==> flow/design.v <==
module alu (
  input [32-1:0] a, b, 
  input [2:0] s, 
  input ext,addcom,
  output [32-1:0] y );
  wire [4:0] shamt;
  wire signed [31:0] sa, sb, sy, slt;
  wire [31:0] sltu;
  wire [31:0] yy;
  assign sa = $signed(a);
  assign sb = $signed(b);
  assign shamt = b[4:0];
  assign sy = sa >>> shamt;
  assign sltu = a <b ? 1:0;
  assign slt = sa <sb ? 1:0;
  assign y = addcom ?  a+b: yy;
  assign yy = s==3'b000 & ext ? a-b:
  			 s==3'b000 & ~ext ? a+b:
             s==3'b100 ? a ^ b:
             s==3'b110 ? a | b:
             s==3'b111 ? a & b:
             s==3'b010 ? slt:
             s==3'b011 ? sltu:
             s==3'b001 ? a << shamt:
             s==3'b101 & ~ext ? a >> shamt:
             s==3'b101 & ext ? sy: 0;
endmodule
module rfile (
 input clk,
 input [5-1:0] a1, a2, a3,
 output [32-1:0] rd1, rd2,
 input [32-1:0] wd3,
 input we3);
	reg [32-1:0] rf[0:32-1];
	assign rd1 = |a1 == 0 ? 0: rf[a1];
	assign rd2 = |a2 == 0 ? 0: rf[a2];
	always @(negedge clk) 
		if(we3) rf[a3] <= wd3;
endmodule
module rv32i (
    input clk,
    rst_n,
    input [32-1:0] instr,
    input [32-1:0] readdata,
    output reg [32-1:0] pc,
    output [32-1:0] adrdata,
    output [32-1:0] writedata,
    output we,
    output ecall
);
  reg [32-1:0] pcplus4D;
  wire [32-1:0] pcplus4;
  reg [32-1:0] pcBranchMissed;
  reg [32-1:0] instrD;
  wire stall;
  wire btakenD;
  wire bra_op;
  assign pcplus4 = pc + 4;
  wire pre_bra_op;
  wire [32-1:0] pcbranch;
  wire branchMiss;
  reg [1:0] bra_history[0:31];
  wire [4:0] bra_history_address;
  reg [4:0] bra_history_addressD;
  wire [12:0] imm_bF;
  wire [2:0] funct3F;
  wire [6:0] funct7F;
  wire [7-1:0] opcodeF;
  wire [5-1:0] rs1F, rs2F, rdF;
  wire [19:0] sextF;
  assign {funct7F, rs2F, rs1F, funct3F, rdF, opcodeF} = instr;
  assign sextF = {20{instr[31]}};
  assign imm_bF = {funct7F[6], rdF[0], funct7F[5:0], rdF[4:1], 1'b0};
  assign pre_bra_op = (opcodeF == 7'b1100011);
  assign pcbranch = pcplus4 + {sextF[18:0], imm_bF};
  assign bra_history_address = pc[6:2];
  wire bra_history_now;
  assign bra_history_now = bra_history[bra_history_address][1];
  always @(posedge clk or negedge rst_n) begin
    if (!rst_n) instrD <= 0;
    else if (!stall & branchMiss & bra_op) instrD <= 32'b0000000000000000000000000_0110011;
    else if (!stall) instrD <= instr;
  end
  integer i;
  always @(posedge clk or negedge rst_n) begin
    if (!rst_n) begin
      pc <= 0;
      pcBranchMissed <= 0;
      bra_history_addressD <= 0;
    end else if (!stall & branchMiss & bra_op) pc <= pcBranchMissed;
    else if (!stall & pre_bra_op & bra_history_now) begin
      pc <= pcbranch;
      pcBranchMissed <= pcplus4;
      bra_history_addressD <= bra_history_address;
    end else if (!stall & pre_bra_op & !bra_history_now) begin
      pc <= pcplus4;
      pcBranchMissed <= pcbranch;
      bra_history_addressD <= bra_history_address;
    end else if (!stall & branchMiss & bra_op) pc <= pcBranchMissed;
    else if (!stall) pc <= pcplus4;
  end
  always @(posedge clk or negedge rst_n) begin
    if (!rst_n) begin
      for (i = 0; i < 32; i = i + 1) begin
        bra_history[i] <= 2'b10;
      end
    end else if (!stall & bra_op & btakenD & bra_history[bra_history_addressD] != 2'b11)
      bra_history[bra_history_addressD] <= bra_history[bra_history_addressD] + 1;
    else if (!stall & bra_op & !btakenD & bra_history[bra_history_addressD] != 2'b00)
      bra_history[bra_history_addressD] <= bra_history[bra_history_addressD] - 1;
  end
  wire addcom;
  wire [2:0] funct3;
  wire [6:0] funct7;
  wire [5-1:0] rs1, rs2, rd;
  wire [32-1:0] reg1, reg2, reg1f, reg2f;
  wire [7-1:0] opcode;
  wire [ 5-1:0] shamt;
  wire [7-1:0] func;
  wire [11:0] imm_i, imm_s;
  wire [12:0] imm_b;
  wire [20:0] imm_j, imm_u;
  wire rwe;
  wire alu_op, imm_op;
  wire sw_op, beq_op, bne_op, blt_op, bge_op, bltu_op, bgeu_op, lw_op;
  wire slt_op, ecall_op;
  wire lui_op;
  wire ext;
  wire signed [31:0] sreg1, sreg2;
  wire [19:0] sext;
  wire [32-1:0] imm;
  reg [32-1:0] immE, reg1E, reg2E;
  wire [32-1:0] resultdata;
  reg [5-1:0] rdE, rdW;
  reg [2:0] funct3E;
  reg extE, sw_opE, lw_opE, lw_opM, lui_opE, ecall_opE, rweE, rweM, addcomE;
  reg [5-1:0] rdM;
  reg rweW, alu_opE;
  reg [5-1:0] rs1E, rs2E;
  wire lwstall, branchstall;
  reg [32-1:0] resultM;
  assign sreg1 = $signed(reg1f);
  assign sreg2 = $signed(reg2f);
  assign {funct7, rs2, rs1, funct3, rd, opcode} = instrD;
  assign sext = {20{instrD[31]}};
  assign imm_i = {funct7, rs2};
  assign imm_s = {funct7, rd};
  assign imm_b = {funct7[6], rd[0], funct7[5:0], rd[4:1], 1'b0};
  assign imm_j = {instrD[31], instrD[19:12], instrD[20], instrD[30:21], 1'b0};
  assign imm_u = instrD[31:12];
  assign sw_op = (opcode == 7'b0100011) & (funct3 == 3'b010);
  assign lw_op = (opcode == 7'b0000011) & (funct3 == 3'b010);
  assign alu_op = (opcode == 7'b0110011);
  assign imm_op = (opcode == 7'b0010011);
  assign bra_op = (opcode == 7'b1100011);
  assign lui_op = (opcode == 7'b0110111);
  assign beq_op = bra_op & (funct3 == 3'b000);
  assign bne_op = bra_op & (funct3 == 3'b001);
  assign blt_op = bra_op & (funct3 == 3'b100);
  assign bge_op = bra_op & (funct3 == 3'b101);
  assign bltu_op = bra_op & (funct3 == 3'b110);
  assign bgeu_op = bra_op & (funct3 == 3'b111);
  assign ecall_op = (opcode == 7'b1110011) & (funct3 == 3'b000);
  assign ext = alu_op & funct7[5];
  assign imm = imm_op | lw_op ? {sext, imm_i}:
				sw_op ? {sext, imm_s}:
	      lui_op ? {imm_u,12'b0}: {sext[10:0], imm_j};
  assign rwe = lw_op | alu_op | imm_op | lui_op;
  assign addcom = (lw_op | sw_op);
  rfile rfile_1 (
      .clk(clk),
      .rd1(reg1),
      .a1 (rs1),
      .rd2(reg2),
      .a2 (rs2),
      .wd3(resultdata),
      .a3 (rdW),
      .we3(rweW)
  );
  assign lwstall = ((rs1 == rdE) | ((rs2 == rdE) & !imm_op)) & lw_opE;
  assign branchstall =  (bra_op & rweE & (rs1 == rdE | rs2 == rdE)) |
      (bra_op & lw_opM & (rs1 == rdM | rs2 == rdM));
  assign stall = lwstall | branchstall;
  assign branchMiss = btakenD != bra_history[bra_history_addressD][1];
  assign reg1f = (rs1 != 0) & (rs1 == rdM) & rweM ? resultM : reg1;
  assign reg2f = (rs2 != 0) & (rs2 == rdM) & rweM ? resultM : reg2;
  assign btakenD = beq_op & (reg1f == reg2f) | bne_op & (reg1f != reg2f) |
		blt_op & (sreg1<sreg2)  | bge_op & (sreg1>=sreg2)  |
		bltu_op & (reg1f<reg2f)  | bgeu_op & (reg1f>=reg2f);
  always @(posedge clk or negedge rst_n) begin
    if (!rst_n) begin
      reg1E <= 0;
      reg2E <= 0;
      rdE <= 0;
      rs1E <= 0;
      rs2E <= 0;
      funct3E <= 0;
      sw_opE <= 0;
      lw_opE <= 0;
      ecall_opE <= 0;
      lui_opE <= 0;
      alu_opE <= 0;
      rweE <= 0;
      addcomE <= 0;
      extE <= 0;
      immE <= 0;
    end else if (stall) begin
      sw_opE <= 0;
      rweE   <= 0;
      lw_opE <= 0;
    end else begin
      reg1E <= reg1f;
      reg2E <= reg2f;
      rdE <= rd;
      rs1E <= rs1;
      rs2E <= rs2;
      funct3E <= funct3;
      sw_opE <= sw_op;
      lw_opE <= lw_op;
      ecall_opE <= ecall_op;
      lui_opE <= lui_op;
      alu_opE <= alu_op;
      rweE <= rwe;
      addcomE <= addcom;
      extE <= ext;
      immE <= imm;
    end
  end
  wire [32-1:0] srca, srcb, alub, result, aluresult;
  reg [32-1:0] alubM;
  reg sw_opM, ecall_opM;
  wire [32-1:0] fdata;
  reg  [32-1:0] fdataW;
  assign result = lui_opE ? immE : aluresult;
  assign srca = rweM & rs1E!=0 & rdM == rs1E ? resultM:
				rweW & rs1E!=0 & rdW == rs1E ? fdataW: reg1E;
  assign srcb = alu_opE ? alub : immE;
  assign alub = rweM & rs2E!=0 & rdM == rs2E ? resultM:
				rweW & rs2E!=0 & rdW == rs2E ? fdataW: reg2E;
  alu alu_1 (
      .a(srca),
      .b(srcb),
      .s(funct3E),
      .ext(extE),
      .addcom(addcomE),
      .y(aluresult)
  );
  always @(posedge clk or negedge rst_n) begin
    if (!rst_n) begin
      resultM <= 0;
      alubM <= 0;
      rdM <= 0;
      rweM <= 0;
      sw_opM <= 0;
      lw_opM <= 0;
      ecall_opM <= 0;
    end else begin
      resultM <= result;
      alubM <= alub;
      rdM <= rdE;
      rweM <= rweE;
      sw_opM <= sw_opE;
      lw_opM <= lw_opE;
      ecall_opM <= ecall_opE;
    end
  end
  reg lw_opW, ecall_opW;
  reg [32-1:0] resultW;
  reg [32-1:0] readdataW;
  assign we = sw_opM;
  assign adrdata = resultM;
  assign writedata = alubM;
  assign fdata = lw_opM ? readdata : resultM;
  always @(posedge clk or negedge rst_n) begin
    if (!rst_n) begin
      lw_opW <= 0;
      ecall_opW <= 0;
      rdW <= 0;
      rweW <= 0;
      fdataW <= 0;
      resultW <= 0;
      readdataW <= 0;
    end else begin
      lw_opW <= lw_opM;
      ecall_opW <= ecall_opM;
      rdW <= rdM;
      rweW <= rweM;
      readdataW <= readdata;
      fdataW <= fdata;
      resultW <= resultM;
    end
  end
  assign ecall = ecall_opW;
  assign resultdata = lw_opW ? readdataW : resultW;
endmodule
* From RTL to reports: rv32i
Tool output for the design above, in the order of the flow. Line numbers count from 1 in the design file above. A cell with -- has no value.
Design: design top rv32i, clock port clk, library sky130hd, corner tt_025C_1v80

* Word-level counts
Source: Yosys, flattened and elaborated. Widths are those after wreduce. Registers that Yosys merges into a memory's read port (data or address) are not register bits. Print and check cells do not count. Yosys's memory passes give these memory sizes; they may raise the number of words (mostly to a power of two), join words into wider ones and drop unused or constant bits.
Word-level totals: RAM bits 1024, flip-flop bits (word level) 464, output and inout bits 98, word width x clocked read ports 0, memories kept 1, latch bits 0, bits in read-only memories 0, input port bits 66
Operators by class: $add $sub $neg 6, order comparisons 6, bitwise operators 68, shift-type cells 3, reduce/logical cells 52, equality and inequality tests 97, multiplexer cells 178, div/mod/pow operators 0, multipliers 0
Memories:
- rfile_1.rf | depth 32, bits a word 32, rd ports 2, write ports 1, RTL line 34 | reg [32-1:0] rf[0:32-1];
Operators by type and width (number):
- two-way mux 32 bit | 32
- two-way mux 2 bit | 132
- == test 5 bit with constant B | 32
- less-than comparator 32 bit | 4
- case mux 2 bit (select 32 bit) | 2
- two-way mux 31 bit | 3
- == test 5 x 4 -> 1 bit with constant B | 16
- AND reduction 2 bit | 33
- adder 32 bit | 2
- greater-or-equal comparator 32 bit | 2
- zero test 32 bit | 2
- AND 1 bit | 48
- == test 5 x 3 -> 1 bit with constant B | 8
- == test 5 bit | 8
- adder 32 x 3 -> 32 bit with constant B | 1
- subtractor 32 bit | 1
- == test 32 bit | 1
- inequality test 32 bit | 1
- AND 32 bit | 1
- OR 32 bit | 1
- XOR 32 bit | 1
- << shifter 32 x 5 -> 32 bit | 1
- >> shifter 32 x 5 -> 32 bit | 1
- >>> shifter 32 x 5 -> 32 bit | 1
- == test 3 bit with constant B | 8
- == test 7 x 6 -> 1 bit with constant B | 3
- == test 7 bit with constant B | 3
- == test 5 x 2 -> 1 bit with constant B | 4
Other operator kinds: 20; their cells: 58.

* Longest topological paths
Yosys ltp: most cells in a row. Word level: on the elaborated netlist, between registers, memories and ports. Mapped: between sequential cells and ports; inverters and the memories' decode and read muxes count.
Logic depth: depth in word-level cells 22, ABC_AREA 1, gate-level depth with buffers 36, depth with buffers taken out 33

* Netlist
Yosys stat after the flow's synthesis: flattened, memories mapped to cells. It holds for the ABC_AREA given above (unset counts as 0); a run with the other value may have another netlist.
Synthesis totals: flip-flop cells 1488, buffers 694, cell count 10002, chip area (Yosys) 83875.4 um2, sequential part of the area 42400.7 um2
Cells by type:
- sky130_fd_sc_hd__edfxtp_1 | number 1024, total area 3.07E+04 um2
- sky130_fd_sc_hd__dfrtp_1 | number 432, total area 1.08E+04 um2
- sky130_fd_sc_hd__o21ai_0 | number 1531, total area 7.66E+03 um2
- sky130_fd_sc_hd__nand2_1 | number 1933, total area 7.26E+03 um2
- sky130_fd_sc_hd__nand3_1 | number 800, total area 4003.84 um2
- sky130_fd_sc_hd__a21oi_1 | number 732, total area 3.66E+03 um2
- sky130_fd_sc_hd__inv_1 | number 865, total area 3.25E+03 um2
- sky130_fd_sc_hd__o211ai_1 | number 337, total area 2.53E+03 um2
- sky130_fd_sc_hd__nor2_1 | number 655, total area 2.46E+03 um2
- sky130_fd_sc_hd__ha_1 | number 166, total area 2.08E+03 um2
- sky130_fd_sc_hd__clkbuf_1 | number 499, total area 1.87E+03 um2
- sky130_fd_sc_hd__nand4_1 | number 145, total area 907.12 um2
- sky130_fd_sc_hd__dfstp_2 | number 32, total area 840.806 um2
- sky130_fd_sc_hd__xor2_1 | number 71, total area 621.846 um2
- sky130_fd_sc_hd__o22ai_1 | number 95, total area 594.32 um2
- sky130_fd_sc_hd__buf_2 | number 84, total area 420.403 um2
- sky130_fd_sc_hd__mux2_2 | number 32, total area 360.346 um2
- sky130_fd_sc_hd__nor3_1 | number 62, total area 310.298 um2
Other cell types: 49; their cells: 507.

Hand-over note for rv32i

Module rv32i, platform sky130hd: 3 stored runs of the flow (Yosys, OpenROAD) with differing settings, in no particular order. Input and output delays are each 20% of the period that was set; the output load is 0.01 pF.
"total design power" is the tool's figure for a default switching activity; nothing was simulated.

* Entry A | settings: ABC_AREA 1; CELL_PAD_IN_SITES_DETAIL_PLACEMENT 1; CELL_PAD_IN_SITES_GLOBAL_PLACEMENT 2; CORE_ASPECT_RATIO 1.24; CORE_MARGIN 7; CTS_CLUSTER_SIZE 61; GPL_TIMING_DRIVEN 0; HOLD_SLACK_MARGIN 0.02; MAX_ROUTING_LAYER met4; MIN_ROUTING_LAYER met2; PLACE_DENSITY_LB_ADDON 0.19; SLEW_MARGIN 15; TNS_END_PERCENT 80; period_ns 6.92; CAP_MARGIN 20; CORE_UTILIZATION 40 | incomplete, routing halted on GRT-0116
* Entry B | settings: ABC_AREA 1; CAP_MARGIN 30; CELL_PAD_IN_SITES_DETAIL_PLACEMENT 2; CELL_PAD_IN_SITES_GLOBAL_PLACEMENT 2; CORE_ASPECT_RATIO 1.62; CORE_UTILIZATION 58; CTS_CLUSTER_DIAMETER 252; GPL_ROUTABILITY_DRIVEN 0; MIN_ROUTING_LAYER met2; PLACE_DENSITY_LB_ADDON 0.08; SLEW_MARGIN 35; TNS_END_PERCENT 25; period_ns 8.26; CORE_MARGIN 2 | incomplete, placement halted on FLW-0024
* Entry C | settings: CAP_MARGIN 40; SETUP_SLACK_MARGIN -0.3; SLEW_MARGIN 40; period_ns 11.4; CORE_MARGIN 2; CORE_UTILIZATION 40 | results: synthesis area 81475.6 um2; area of the die 207316.0 um2; standard-cell area after routing 97948.9 um2; utilization after layout 48.4 %; lowest setup slack 45 ps; final setup TNS 0 ps; worst hold slack 354 ps; total design power 0.017237 W

End of note.
